==> flow/design.v <==
`timescale 1ns / 1ps
module cpu_hazard(input wire clk,
           input wire rst,
           input wire enable,
           input wire start,
           output wire d_we,
           output wire [7:0] i_addr,
           output wire [7:0] d_addr,
           input  wire [15:0] i_datain,
           input  wire [15:0] d_datain,
           output wire [15:0] d_dataout,
           output wire busy
    );
    reg [7:0] pc;
    assign i_addr = pc;
    function automatic wr_reg(input [4:0] op);
      wr_reg = (op == 5'b00010) || (op == 5'b01000) || (op == 5'b10001) || (op == 5'b01010) || (op == 5'b10010)
            || (op == 5'b10000) || (op == 5'b01001) || (op == 5'b01011) || (op == 5'b01101) || (op == 5'b01110)
            || (op == 5'b01111)  || (op == 5'b00100)  || (op == 5'b00101)  || (op == 5'b00110) || (op == 5'b00111);
    endfunction
    function automatic rd_r1(input [4:0] op);
      rd_r1 = (op == 5'b00011) || (op == 5'b00010) || (op == 5'b01000) || (op == 5'b10001) || (op == 5'b01010)
           || (op == 5'b10010) || (op == 5'b01100) || (op == 5'b01101) || (op == 5'b01110) || (op == 5'b01111)
           || (op == 5'b00100) || (op == 5'b00110) || (op == 5'b00101) || (op == 5'b00111);
    endfunction
    function automatic rd_r2(input [4:0] op);
      rd_r2 = (op == 5'b01000) || (op == 5'b10001) || (op == 5'b01010) || (op == 5'b10010) || (op == 5'b01100)
           || (op == 5'b01101) || (op == 5'b01110) || (op == 5'b01111);
    endfunction
    function automatic rd_r0(input [4:0] op);
      rd_r0 = (op == 5'b10000) || (op == 5'b01011) || (op == 5'b01001) || (op == 5'b11001) || (op == 5'b11010)
           || (op == 5'b11011) || (op == 5'b11100) || (op == 5'b11101) || (op == 5'b11110) || (op == 5'b11111)
           || (op == 5'b00011);
    endfunction
    function automatic set_flags(input [4:0] op);
      set_flags = (op == 5'b01100) || (op == 5'b01000) || (op == 5'b01001) || (op == 5'b10001) || (op == 5'b01010)
               || (op == 5'b01011) || (op == 5'b10010) || (op == 5'b10000);
    endfunction
    reg state;
    reg next_state;
    reg [15:0] wb_ir;
    reg [15:0] id_ir;
    reg [15:0] ex_ir;
    reg [15:0] mem_ir;
    reg [15:0] reg_A;
    reg [15:0] reg_B;
    reg [15:0] smdr;
    reg [15:0] smdr1;
    reg [15:0] reg_C;
    reg [15:0] reg_C1;
    reg [15:0] gr [0:7];
    reg [15:0] ALUo;
    reg alu_cf;
    reg cf, nf, zf;
    reg dw;
    assign busy = state;
    always @(posedge clk or negedge rst)
    begin
      if (!rst) state <= 1'b0;
      else state <= next_state;
    end
    always @(*)
    begin
      case (state)
        1'b0: if (enable == 1 && start == 1) next_state = 1'b1;
               else next_state = 1'b0;
        default: if (enable == 0 || wb_ir[15:11] == 5'b00001) next_state = 1'b0;
               else next_state = 1'b1;
      endcase
    end
    wire branch_taken = ((ex_ir[15:11] == 5'b11010) && (zf == 1)) || ((ex_ir[15:11] == 5'b11100) && (nf == 1))
                     || ((ex_ir[15:11] == 5'b11011) && (zf == 0)) || ((ex_ir[15:11] == 5'b11101) && (nf == 0))
                     || ((ex_ir[15:11] == 5'b11110) && (cf == 1)) || ((ex_ir[15:11] == 5'b11111) && (cf == 0))
                     || (ex_ir[15:11] == 5'b11001);
    wire [4:0] if_op = i_datain[15:11];
    wire load_use = (id_ir[15:11] == 5'b00010) &&
                    ((rd_r1(if_op) && id_ir[10:8] == i_datain[6:4]) ||
                     (rd_r2(if_op) && id_ir[10:8] == i_datain[2:0]) ||
                     (rd_r0(if_op) && id_ir[10:8] == i_datain[10:8]));
    always @(posedge clk or negedge rst)
    begin
      if (!rst)
      begin
        id_ir <= 16'b0;
        pc <= 8'b0;
      end
      else if (state == 1'b1)
      begin
        if (branch_taken)
        begin
          pc <= ALUo[7:0];
          id_ir <= 16'b0;
        end
        else if (id_ir[15:11] == 5'b11000)
        begin
          pc <= id_ir[7:0];
          id_ir <= 16'b0;
        end
        else if (load_use)
        begin
          pc <= pc;
          id_ir <= 16'b0;
        end
        else
        begin
          pc <= pc + 1;
          id_ir <= i_datain;
        end
      end
    end
    function automatic [15:0] fwd(input [2:0] r);
      if (wr_reg(ex_ir[15:11]) && ex_ir[15:11] != 5'b00010 && ex_ir[10:8] == r)
        fwd = ALUo;
      else if (wr_reg(mem_ir[15:11]) && mem_ir[10:8] == r)
        fwd = (mem_ir[15:11] == 5'b00010) ? d_datain : reg_C;
      else if (wr_reg(wb_ir[15:11]) && wb_ir[10:8] == r)
        fwd = reg_C1;
      else
        fwd = gr[r];
    endfunction
    wire [4:0] id_op = id_ir[15:11];
    always @(posedge clk or negedge rst)
    begin
      if (!rst)
      begin
        ex_ir <= 0;
        reg_A <= 0;
        reg_B <= 0;
        smdr <= 0;
      end
      else if (state == 1'b1)
      begin
        if (branch_taken)
        begin
          ex_ir <= 16'b0;
          reg_A <= 16'b0;
          reg_B <= 16'b0;
        end
        else
        begin
          ex_ir <= id_ir;
          if (rd_r0(id_op) && id_op != 5'b00011)
            reg_A <= fwd(id_ir[10:8]);
          else if (rd_r1(id_op))
            reg_A <= fwd(id_ir[6:4]);
          if (id_op == 5'b00010 || id_op == 5'b00011 || id_op == 5'b00100 || id_op == 5'b00110
              || id_op == 5'b00101 || id_op == 5'b00111)
            reg_B <= {12'b0, id_ir[3:0]};
          else if (id_op == 5'b10000)
            reg_B <= {id_ir[7:0], 8'b0};
          else if (rd_r0(id_op))
            reg_B <= {8'b0, id_ir[7:0]};
          else if (rd_r2(id_op))
            reg_B <= fwd(id_ir[2:0]);
        end
        if (id_op == 5'b00011)
          smdr <= fwd(id_ir[10:8]);
      end
    end
    always @(*)
    begin
      alu_cf = cf;
      ALUo = reg_A + reg_B;
      case (ex_ir[15:11])
        5'b01000, 5'b01001, 5'b10000: {alu_cf, ALUo} = {1'b0, reg_A} + {1'b0, reg_B};
        5'b10001:              {alu_cf, ALUo} = {1'b0, reg_A} + {1'b0, reg_B} + {16'b0, cf};
        5'b01010, 5'b01011, 5'b01100:  {alu_cf, ALUo} = {1'b0, reg_A} - {1'b0, reg_B};
        5'b10010:              {alu_cf, ALUo} = {1'b0, reg_A} - {1'b0, reg_B} - {16'b0, cf};
        5'b01101:               ALUo = reg_A & reg_B;
        5'b01110:                ALUo = reg_A | reg_B;
        5'b01111:               ALUo = reg_A ^ reg_B;
        5'b00100, 5'b00101:         ALUo = reg_A << reg_B[3:0];
        5'b00110:               ALUo = reg_A >> reg_B[3:0];
        5'b00111:               ALUo = $signed(reg_A) >>> reg_B[3:0];
        default:            ALUo = reg_A + reg_B;
      endcase
    end
    always @(posedge clk or negedge rst)
    begin
      if (!rst)
      begin
        mem_ir <= 0;
        reg_C <= 0;
        zf <= 0;
        nf <= 0;
        cf <= 0;
        dw <= 0;
        smdr1 <= 0;
      end
      else if (state == 1'b1)
      begin
        mem_ir <= ex_ir;
        reg_C <= ALUo;
        smdr1 <= smdr;
        if (set_flags(ex_ir[15:11]))
        begin
          zf <= (ALUo == 0);
          nf <= ALUo[15];
          cf <= alu_cf;
        end
        dw <= (ex_ir[15:11] == 5'b00011);
      end
    end
    assign d_addr = reg_C[7:0];
    assign d_dataout = smdr1;
    assign d_we = dw;
    always @(posedge clk or negedge rst)
    begin
      if (!rst)
      begin
        wb_ir <= 0;
        reg_C1 <= 0;
      end
      else if (state == 1'b1)
      begin
        wb_ir <= mem_ir;
        if (mem_ir[15:11] == 5'b00010)
          reg_C1 <= d_datain;
        else
          reg_C1 <= reg_C;
      end
    end
    integer k;
    always @(posedge clk or negedge rst)
    begin
      if (!rst)
      begin
        for (k = 0; k < 8; k = k + 1) gr[k] <= 16'b0;
      end
      else if (state == 1'b1)
      begin
        if (wr_reg(wb_ir[15:11]))
          gr[wb_ir[10:8]] <= reg_C1;
      end
    end
endmodule
# Tool chain data of cpu_hazard
# Tool output for the design above, in the order of the flow.
# Lines are those of the file above, counted from 1.
# Cell names lack the library's common part.
# A cell with -- has no value.
# inputs
top_module	cpu_hazard
clk_port	clk
lib	sky130hd
corner	tt_025C_1v80

# Elaborated design
# Source: Yosys, flattened and elaborated. Widths are those after wreduce. Registers that Yosys merges into a memory's read port (data or address) are not register bits. Print and check cells do not count.
# word_totals
reg_bits	301
latchBits	0
ramBits	0
mem_bits_ro	0
clocked_rd_ports_x_width	0
mem_count	0
inputBits	36
wordCells	389
# classes
n_addsub	6
multipliers	0
div	0
n_cmp	0
n_eq	147
n_shift	3
muxes	33
logic	7
reduce_and_logical	169
# ops
cell	n
16-bit case mux with 8-bit select	3
16-bit two-way mux	22
5-bit by 4-bit == test with 1-bit output (second input constant)	38
5-bit == test (second input constant)	37
16-bit case mux with 10-bit select	1
1-bit logical OR	122
5-bit by 3-bit == test with 1-bit output (second input constant)	20
3-bit == test (second input constant)	16
5-bit by 2-bit == test with 1-bit output (second input constant)	8
3-bit == test	12
3-bit AND reduction	9
3-bit by 2-bit == test with 1-bit output (second input constant)	8
8-bit two-way mux	3
1-bit logical AND	22
16-bit by 16-bit adder with 17-bit output	1
16-bit by 16-bit subtractor with 17-bit output	1
17-bit by 1-bit adder with 17-bit output	1
17-bit by 1-bit subtractor with 17-bit output	1
16-bit adder	1
16-bit AND	1
16-bit OR	1
16-bit bitwise XOR	1
16-bit by 4-bit << shifter with 16-bit output	1
16-bit by 4-bit right shift with 16-bit output	1
16-bit by 4-bit >>> shifter with 16-bit output	1
16-bit zero test	1
3-bit by 1-bit == test with 1-bit output (second input constant)	4
3-bit zero test	4
# Other operator kinds: 13; their cells: 24.

# Depth
# Depth = most cells in a row (Yosys ltp): at word level without a register or memory, in the mapped netlist without a sequential cell, where the memories' decode and read muxes count.
# logic_depth
depth_word	24
abc_area	0
ltp_mapped	16

# After synthesis
# The flow's flattened synthesis, as Yosys stat reports it; memories are mapped. The netlist is that of the ABC_AREA named above (0 if unset); the other value can give another one.
# mapped
mapped_cells	2500
area_um2	22171.3
ff_cells	277
n_buf	204
# by_type
cell	n	type_area_um2
dfrtp_1	277	6.93E+03
mux2_2	189	2.13E+03
mux2i_1	127	1.27E+03
o21ai_0	200	1000.96
mux4_2	40	900.864
a21oi_1	177	885.85
nor2_1	223	837.053
nand2_1	186	698.17
ha_1	54	675.648
clkbuf_1	139	521.75
xnor2_1	39	341.578
inv_1	90	337.824
nand3_1	66	330.317
xor2_1	35	306.544
a22oi_1	39	292.781
o211ai_1	39	292.781
nor2b_1	39	243.984
o22ai_1	36	225.216
# Not listed: further types 93, cells in them 505.

# Worst setup path after synthesis
# Path of least setup slack by OpenSTA after synthesis, without wires, with an ideal clock, recovery checks aside; 20% of the period is set as input and as output delay. Where synthesis merged equal registers, the netlist keeps one of their names.
# synth_path
kind	reg-to-reg
start	reg reg_B[2]
end	reg reg_A[12]
period_ns	6.0
setup_time_ns	0.122
launch_ns	0.000
t_arrival_ns	3.982
required_time_ns	5.878
setup_slack_ns	1.896
delay_ns	4.104
path_stages	16
path_buffers	3
period_less_setup_slack_ns	4.104
# "delay_ns" = arrival - input delay + setup time.
# "path_stages" counts driving pins, that of a launching flip-flop among them; a cell with two outputs on the path counts twice.
# "period_less_setup_slack_ns" is the clock period less the worst setup slack; recovery checks do not enter. This is arithmetic on one report: input and output delays are still those of the set period (20% each).
# Between the ends stands the longest chain of elaborated cells between them, by number of cells; it is not shown to be the way that was timed. Of several equally long chains one is given.
# Each line given opens the expression or statement behind the cell; cells for indexed reads and writes are added by Yosys, which also makes memories of some case tables.
# At most two assigning lines are given for a register; there are more.
# synth_between
cell_sequence	dfrtp_1 inv_1 clkbuf_1 clkbuf_1 ha_1 buf_6 a211oi_2 nor2_1 or4_1 nor4b_2 nand4_1 nor2_1 xor2_1 a211oi_1 nand2_1 a32o_1
elab_chain_len	7
cells_between	14
cone_classes	5 x add/sub; 3 x shift; 6 x mux
# synth_lines
element	line_no	text
start: declaration	46	reg [15:0] reg_B;
start: assignment	148	reg_B <= {12'b0, id_ir[3:0]};
start: assignment	150	reg_B <= {id_ir[7:0], 8'b0};
16-bit by 16-bit subtractor with 17-bit output	168	5'b10010:              {alu_cf, ALUo} = {1'b0, reg_A} - {1'b0, reg_B} - {16'b0, cf};
17-bit by 1-bit subtractor with 17-bit output	168
16-bit case mux with 10-bit select	164	case (ex_ir[15:11])
16-bit two-way mux	112	if (wr_reg(ex_ir[15:11]) && ex_ir[15:11] != 5'b00010 && ex_ir[10:8] == r)
16-bit two-way mux	144	else if (rd_r1(id_op))
16-bit two-way mux	142	if (rd_r0(id_op) && id_op != 5'b00011)
16-bit two-way mux	133	if (branch_taken)
end: assignment	143	reg_A <= fwd(id_ir[10:8]);
end: assignment	145	reg_A <= fwd(id_ir[6:4]);
end: declaration	45	reg [15:0] reg_A;

# Worst path after layout
# From the final timing report of stored run 1: the path of least setup slack in the routed layout; clock arrival at registers is part of the times.
# layout_path
kind	reg-to-reg
start	reg reg_A[0]
end	reg reg_B[4]
period_ns	4.66
setup_time_ns	0.12
launch_ns	0.58
t_arrival_ns	5.03
required_time_ns	5.12
setup_slack_ns	0.09
path_stages	17
path_buffers	2
# At most two assigning lines are given for a register; there are more.
# layout_between
cell_sequence	dfrtp_1 inv_1 ha_1 inv_1 fa_1 inv_1 ha_1 nand3_1 mux2i_1 xor2_1 o221ai_1 nor3_1 buf_4 mux2i_1 clkbuf_4 mux2i_1 o21ai_0
# layout_lines
element	line_no	text
start: declaration	45	reg [15:0] reg_A;
start: assignment	143	reg_A <= fwd(id_ir[10:8]);
start: assignment	145	reg_A <= fwd(id_ir[6:4]);
end: assignment	148	reg_B <= {12'b0, id_ir[3:0]};
end: assignment	150	reg_B <= {id_ir[7:0], 8'b0};
end: declaration	46	reg [15:0] reg_B;
# No chain of elaborated cells between the ends is given.

# Module cpu_hazard, platform sky130hd: 5 stored runs of the flow (Yosys, OpenROAD) with differing settings, in no particular order. Input and output delays are each 20% of the period that was set; the output load is 0.01 pF.
# "period_less_ws_ns": clock period set for the run, less the worst setup slack. It is reckoned from that one timing run; input and output delays stay at 20% of the period that was set.
# "worst_path_ns" means the part of the period allowed to the worst setup path (the constraints hold back 20% at inputs and 20% at outputs) less its slack; where the path has registers, the arrival times of their clocks count too.
# Among the settings, . means not set for that run.
run	CELL_PAD_IN_SITES_DETAIL_PLACEMENT	CORE_ASPECT_RATIO	CORE_UTILIZATION	CTS_CLUSTER_SIZE	MIN_ROUTING_LAYER	SLEW_MARGIN	period_ns	CAP_MARGIN	CORE_MARGIN	ABC_AREA	CTS_CLUSTER_DIAMETER	GPL_ROUTABILITY_DRIVEN	HOLD_SLACK_MARGIN	MAX_ROUTING_LAYER	SETUP_SLACK_MARGIN	PLACE_DENSITY_LB_ADDON	TNS_END_PERCENT	yosys_chip_area_um2	die_um2	worst_path_ns	timing.worst_path_kind	timing.setup.tns_ns	timing.setup.ws_ns	period_less_ws_ns	stdcell_area_um2
stored run 1	1	0.88	18	99	met2	10	4.66	20	2	.	.	.	.	.	.	.	.	22171.3	126003.0	4.57	reg-to-reg	0.000	0.087	4.573	26794.4
stored run 2	.	.	40	.	.	20	6.0	20	2	.	.	.	.	.	.	.	.	22171.3	57326.7	4.85	reg-to-reg	0.000	1.149	4.851	24787.5
stored run 3	.	.	37	.	.	20	4.66	20	2	.	.	.	.	.	.	.	.	22171.3	61896.5	4.34	reg-to-reg	0.000	0.319	4.341	25081.6
stored run 4	.	.	40	39	.	20	6.0	30	8	1	198	0	0.13	met4	1.43	.	.	21370.5	61078.2	4.10	reg-to-reg	0.000	1.899	4.101	22728.0
stored run 5	.	.	40	39	.	20	6.0	35	8	1	198	1	.	met4	1.44	0.05	80	21370.5	61078.2	4.36	reg-to-reg	0.000	1.641	4.359	22841.9
